==> flow/design.v <==
module apb_dut (
  input  wire        PSEL,
  input  wire        PENABLE,
  input  wire [31:0] PADDR,
  input  wire        PWRITE,
  input  wire [31:0] PWDATA,
  input  wire        PCLK,
  input  wire        PRESET,
  output reg  [31:0] PRDATA,
  output reg         PREADY,
  output reg         PSLVERR
);
  parameter IDLE   = 2'b00;
  parameter SETUP  = 2'b01;
  parameter ACCESS = 2'b10;
  reg [1:0] ps, ns;  
  reg [31:0] mem [31:0];  
  reg        mem_we;      
  always @(posedge PCLK) begin
    if (PRESET) begin
      ps <= IDLE;
    end else begin
      ps <= ns;
    end
  end
  always @(posedge PCLK) begin
    if (mem_we) begin
      mem[PADDR[4:0]] <= PWDATA;
    end
  end
  always @(*) begin
    ns      = ps;
    PREADY  = 1'b0;  
    PSLVERR = 1'b0;  
    mem_we  = 1'b0;
    PRDATA  = mem[PADDR[4:0]];
    case (ps)
      IDLE: begin
        if (PSEL == 1'b1 && PENABLE == 1'b0) begin
          ns = SETUP;
        end else begin
          ns = IDLE;
        end
      end
      SETUP: begin
        if (PSEL == 1'b1 && PENABLE == 1'b1) begin
          ns     = ACCESS;
          PREADY = 1'b1;  
          if (PADDR >= 32) begin  
            PSLVERR = 1'b1;
          end else begin
            if (PWRITE) begin
              mem_we = 1'b1;
            end
          end
        end else if (PSEL == 1'b1 && PENABLE == 1'b0) begin
          ns = SETUP;
        end else begin
          ns = IDLE;
        end
      end
      ACCESS: begin
        PREADY = 1'b1;  
        if (PADDR >= 32) begin
          PSLVERR = 1'b1;
        end
        if (PSEL == 1'b1 && PENABLE == 1'b0) begin
          ns = SETUP;
        end else if (PSEL == 1'b0 && PENABLE == 1'b0) begin
          ns = IDLE;
        end else begin
          ns = IDLE;
        end
      end
      default: ns = IDLE;
    endcase
  end
endmodule
Step by step through the tools: apb_dut
The steps from the RTL of apb_dut to its reports follow in flow order.
Line numbers count from 1 in the design file above.
Operators: Yosys type, input widths -> output width; for muxes data width and select width s.
Library cell names are shortened.
Not given: -
- top module: apb_dut
- clock input: PCLK
- cell library: sky130hd
- library corner: tt_025C_1v80

Word-level counts
Counts by Yosys on the flattened word-level netlist (proc, flatten, opt, wreduce; memories kept). Register bits leave out memories and registers merged into their read ports (data or address); mux counts leave out enables and synchronous resets folded into registers. Print and check cells are left out. Cells with the same type and inputs are merged into one.
Memory sizes are those after Yosys's memory passes, which may raise the word count (mostly to a power of two), join words into wider ones and drop unused or constant bits.
- register bits at 2
- bits in writable memories: 1024
- memory cells at 1
- elaborated cells at 25
- memory list (memory ; words ; bits a word ; rd ports ; write ports ; RTL line ; text):
    mem ; 32 ; 32 ; 1 ; 1 ; 17 ; reg [31:0] mem [31:0];
- $lt $le $gt $ge: 1
- equality and inequality tests at 2
- noted multiplexer cells: 15
- bitwise logic cells: 1
- noted reduce/logical cells: 4
- operator list (kind ; count):
    $ge 32x6->1 const B ; 1
    $mux 32 ; 1
    $mux 1 ; 9
    $mux 5 ; 1
    $pmux 2 s2 ; 1
    $pmux 1 s2 ; 2
    $logic_and 1x1->1 ; 2
    $eq 2x1->1 const B ; 1
    $eq 2x2->1 const B ; 1
    $logic_not 2->1 ; 1
    $reduce_or 2->1 ; 1
    $mux 2 ; 1
    $not 1->1 ; 1

Longest topological paths
Longest topological path by Yosys (ltp), each cell counted once; first at word level (registers and memories cut), then after technology mapping (sequential cells cut; the memories' decode and read muxes count).
- noted depth after elaboration: 5
- ABC_AREA at 0
- noted gate-level depth with buffers: 8
- noted depth with buffers taken out: 4

Synthesis result
Source: synth_stat.txt of the flow (Yosys; design flattened, memories mapped). It holds for the ABC_AREA given above (unset counts as 0); a run with the other value may have another netlist.
- cells by type (type ; count ; total area (um2)):
    edfxtp_1 ; 1024 ; 3.07E+04
    mux2i_1 ; 512 ; 5.12E+03
    o22ai_1 ; 256 ; 1.6E+03
    nor4_1 ; 69 ; 431.664
    buf_2 ; 71 ; 355.341
    clkbuf_1 ; 58 ; 217.709
    nand2_1 ; 34 ; 127.622
    nor3_1 ; 23 ; 115.11
    nor3_2 ; 10 ; 100.096
    nand4bb_1 ; 6 ; 67.565
    dfxtp_1 ; 2 ; 40.038
    or4b_1 ; 4 ; 40.038
    nand4b_1 ; 4 ; 35.034
    buf_6 ; 3 ; 33.782
    nand3b_1 ; 3 ; 22.522
    nand2b_1 ; 3 ; 18.768
    or3b_2 ; 2 ; 17.517
    nand3_1 ; 3 ; 15.014
Other cell types: 9; their cells: 12.
- cell count at 2099
- cell area after synthesis: 0.0391926 mm2
- noted sequential part of the area: 0.0307895 mm2
- mapped flip-flops at 1026
- buffer cells at 132

Path before layout
Source: OpenSTA report_checks on the synthesized netlist (no wires, ideal clock, input and output delay 20% of the period each), path of least setup slack; recovery checks are left aside. Register names are those of the netlist, which keeps one name where synthesis merged equal registers.
- kind: input -> register
- start: input PADDR[19]
- end: memory mem[4][0]
- noted clock period: 4200 ps
- setup time at 461 ps
- launch time at the first pin: 840 ps
- data arrival time at 4224 ps
- setup slack: -485 ps
- path delay at 3845 ps
- noted driving pins on the path: 6
- synthesis period reached: 4685 ps
"path delay" is the arrival time less input delay plus setup time.
"driving pins on the path": output pins that drive a net of the path, with the launching flip-flop's if there is one; two outputs of one cell count as two.
"synthesis period reached" is the clock period less the worst setup slack; recovery checks do not enter. This is arithmetic on one report: input and output delays are still those of the set period (20% each).
The rows between start and end are the longest chain of elaborated cells between them; the timing report does not say that the signal goes this way. Where chains are equally long, one stands for them.
Each line given opens the expression or statement behind the cell; cells for indexed reads and writes are added by Yosys, which also makes memories of some case tables.
Only ways into the end's enable, where the timed path ends, are counted here.
- path through: nor4_1 -> nand4_1 -> or4_1 -> buf_2 -> buf_6 -> nor3_1
- length of the longest elaborated chain at 5
- elaborated cells on any way between the ends at 6
- classes of those cells: 1 x compare; 5 x mux
- RTL lines, path post-synthesis (what ; RTL line ; text):
    start, declared ; 4 ; input  wire [31:0] PADDR,
    $ge 32x6->1 ; 49 ; if (PADDR >= 32) begin
    $mux 1 ; 49 ;
    $mux 1 ; 46 ; if (PSEL == 1'b1 && PENABLE == 1'b1) begin
    $mux 1 ; 37 ; case (ps)
    $mux 5 ; 27 ; if (mem_we) begin
    end, declared ; 17 ; reg [31:0] mem [31:0];

Path in the finished layout
Path of least setup slack in the final report of run 1 (OpenROAD, finished layout, wires in). Where an end is a register, its clock arrival counts in the times.
The path's times are printed in steps of 10 ps; the period is the one set.
- kind: input -> output
- start: input PADDR[2]
- end: output PRDATA[14]
- noted clock period: 3200 ps
- external output delay: 640 ps
- launch time at the first pin: 640 ps
- data arrival time at 2410 ps
- setup slack: 150 ps
- noted driving pins on the path: 10
The rows between start and end are the longest chain of elaborated cells between them; the timing report does not say that the signal goes this way. Where chains are equally long, one stands for them.
The chain passes a memory read, where the word-level depth is cut; so it can be longer than that depth.
- path through: buf_12 -> buf_16 -> or4b_4 -> buf_12 -> buf_12 -> o22ai_4 -> nor4_4 -> buf_4 -> nand2_2 -> buf_6
- length of the longest elaborated chain at 1
- elaborated cells on any way between the ends at 1
- classes of those cells: 1 x memory
- RTL lines, path post-layout (what ; RTL line ; text):
    start, declared ; 4 ; input  wire [31:0] PADDR,
    $mem_v2 32x32 ; 17 ; reg [31:0] mem [31:0];
    end, declared ; 9 ; output reg  [31:0] PRDATA,

Settings and measured results of 4 stored flow runs for module apb_dut (sky130hd), not sorted in any way. The constraints put input and output delay at 20% of the set period each and load the outputs with 0.01 pF.
By "reached clock period" is meant the clock period of the run minus its worst setup slack. This is arithmetic on one report: input and output delays are still those of the set period (20% each).
"worst path time": the worst setup path's part of the clock period (all of it between registers, 20% less for each end at a port) less its slack. A launch clock that arrives late makes it longer, a capture clock that arrives late makes it shorter.
By "total power of the final layout" is meant OpenSTA's value without simulated activity: inputs other than the clock are taken to toggle once in ten clock periods, and the tool carries that through the logic.
"worst path time" is known to 10 ps.

Run 1

==> flow/run.sh <==
#!/bin/bash
# the make line also repeats the synthesis and layout settings of config.mk as NAME=value (left out here)
make -C /OpenROAD-flow-scripts/flow DESIGN_CONFIG=/design/flow/config.mk WORK_HOME=/design/flow/orfs CLKGATE_MAP_FILE= finish
==> flow/config.mk <==
export PLATFORM = sky130hd
export DESIGN_NAME = apb_dut
export DESIGN_NICKNAME = apb_dut
export VERILOG_FILES = /design/flow/design.v
export SDC_FILE = /design/flow/constraint.sdc
export NUM_CORES = 4
export LEC_CHECK = 0
export CAP_MARGIN = 30
export CORE_ASPECT_RATIO = 1.28
export CORE_MARGIN = 7
export CORE_UTILIZATION = 36
export CTS_CLUSTER_SIZE = 73
export GPL_ROUTABILITY_DRIVEN = 1
export MAX_ROUTING_LAYER = met4
export PLACE_DENSITY = 0.47
export SETUP_SLACK_MARGIN = 0.78
export SLEW_MARGIN = 40
export TNS_END_PERCENT = 100
==> flow/constraint.sdc <==
create_clock -name core_clock -period 3.2 [get_ports {PCLK}]
set_input_delay 0.6400 -clock core_clock [delete_from_list [all_inputs] [get_ports {PCLK}]]
set_output_delay 0.6400 -clock core_clock [all_outputs]
set_load 0.01 [all_outputs]

Measured in run 1:
- chip area in the Yosys report at 0.0391926 mm2
- noted the area of the die: 0.118374 mm2
- standard-cell area of the final layout at 0.053176 mm2
- utilization at 49.4 %
- lowest setup slack at 149 ps
- total negative slack on setup checks at 0 ps
- post-route worst hold slack: 451 ps
- total power of the final layout at 28810 uW
- noted the reached clock period: 3051 ps
- noted the worst path time: 1770 ps
- worst setup path type: input -> output

Run 2

==> flow/run.sh <==
#!/bin/bash
# the make line also repeats the synthesis and layout settings of config.mk as NAME=value (left out here)
make -C /OpenROAD-flow-scripts/flow DESIGN_CONFIG=/design/flow/config.mk WORK_HOME=/design/flow/orfs CLKGATE_MAP_FILE= finish
==> flow/config.mk <==
export PLATFORM = sky130hd
export DESIGN_NAME = apb_dut
export DESIGN_NICKNAME = apb_dut
export VERILOG_FILES = /design/flow/design.v
export SDC_FILE = /design/flow/constraint.sdc
export NUM_CORES = 4
export LEC_CHECK = 0
export ABC_AREA = 1
export CAP_MARGIN = 25
export CORE_MARGIN = 5
export CORE_UTILIZATION = 38
export CTS_CLUSTER_DIAMETER = 115
export GPL_ROUTABILITY_DRIVEN = 0
export HOLD_SLACK_MARGIN = 0.24
export SLEW_MARGIN = 40
==> flow/constraint.sdc <==
create_clock -name core_clock -period 4.2 [get_ports {PCLK}]
set_input_delay 0.8400 -clock core_clock [delete_from_list [all_inputs] [get_ports {PCLK}]]
set_output_delay 0.8400 -clock core_clock [all_outputs]
set_load 0.01 [all_outputs]

Measured in run 2:
- chip area in the Yosys report at 0.0425608 mm2
- noted the area of the die: 0.118794 mm2
- standard-cell area of the final layout at 0.0496439 mm2
- utilization at 44.7 %
- lowest setup slack at 148 ps
- total negative slack on setup checks at 0 ps
- post-route worst hold slack: 532 ps
- total power of the final layout at 21810 uW
- noted the reached clock period: 4052 ps
- noted the worst path time: 2370 ps
- worst setup path type: input -> output

Run 3

==> flow/run.sh <==
#!/bin/bash
# the make line also repeats the synthesis and layout settings of config.mk as NAME=value (left out here)
make -C /OpenROAD-flow-scripts/flow DESIGN_CONFIG=/design/flow/config.mk WORK_HOME=/design/flow/orfs CLKGATE_MAP_FILE= finish
==> flow/config.mk <==
export PLATFORM = sky130hd
export DESIGN_NAME = apb_dut
export DESIGN_NICKNAME = apb_dut
export VERILOG_FILES = /design/flow/design.v
export SDC_FILE = /design/flow/constraint.sdc
export NUM_CORES = 4
export LEC_CHECK = 0
export ABC_AREA = 1
export CAP_MARGIN = 20
export CELL_PAD_IN_SITES_DETAIL_PLACEMENT = 2
export CELL_PAD_IN_SITES_GLOBAL_PLACEMENT = 3
export CORE_ASPECT_RATIO = 0.64
export CORE_MARGIN = 2
export CORE_UTILIZATION = 58
export CTS_CLUSTER_SIZE = 48
export GPL_ROUTABILITY_DRIVEN = 0
export MAX_ROUTING_LAYER = met5
export MIN_ROUTING_LAYER = met1
export PLACE_DENSITY_LB_ADDON = 0.05
export SETUP_SLACK_MARGIN = 0.83
export SLEW_MARGIN = 25
==> flow/constraint.sdc <==
create_clock -name core_clock -period 3.17 [get_ports {PCLK}]
set_input_delay 0.6340 -clock core_clock [delete_from_list [all_inputs] [get_ports {PCLK}]]
set_output_delay 0.6340 -clock core_clock [all_outputs]
set_load 0.01 [all_outputs]

Run 3: did not finish, placement stopped with FLW-0024.

Run 4

==> flow/run.sh <==
#!/bin/bash
# the make line also repeats the synthesis and layout settings of config.mk as NAME=value (left out here)
make -C /OpenROAD-flow-scripts/flow DESIGN_CONFIG=/design/flow/config.mk WORK_HOME=/design/flow/orfs CLKGATE_MAP_FILE= finish
==> flow/config.mk <==
export PLATFORM = sky130hd
export DESIGN_NAME = apb_dut
export DESIGN_NICKNAME = apb_dut
export VERILOG_FILES = /design/flow/design.v
export SDC_FILE = /design/flow/constraint.sdc
export NUM_CORES = 4
export LEC_CHECK = 0
export ABC_AREA = 1
export CAP_MARGIN = 20
export CORE_MARGIN = 9
export CORE_UTILIZATION = 38
export SLEW_MARGIN = 20
==> flow/constraint.sdc <==
create_clock -name core_clock -period 4.2 [get_ports {PCLK}]
set_input_delay 0.8400 -clock core_clock [delete_from_list [all_inputs] [get_ports {PCLK}]]
set_output_delay 0.8400 -clock core_clock [all_outputs]
set_load 0.01 [all_outputs]

Measured in run 4:
- chip area in the Yosys report at 0.0425608 mm2
- noted the area of the die: 0.124373 mm2
- standard-cell area of the final layout at 0.0496101 mm2
- utilization at 44.7 %
- lowest setup slack at 170 ps
- total negative slack on setup checks at 0 ps
- post-route worst hold slack: 527 ps
- total power of the final layout at 21577 uW
- noted the reached clock period: 4030 ps
- noted the worst path time: 2350 ps
- worst setup path type: input -> output
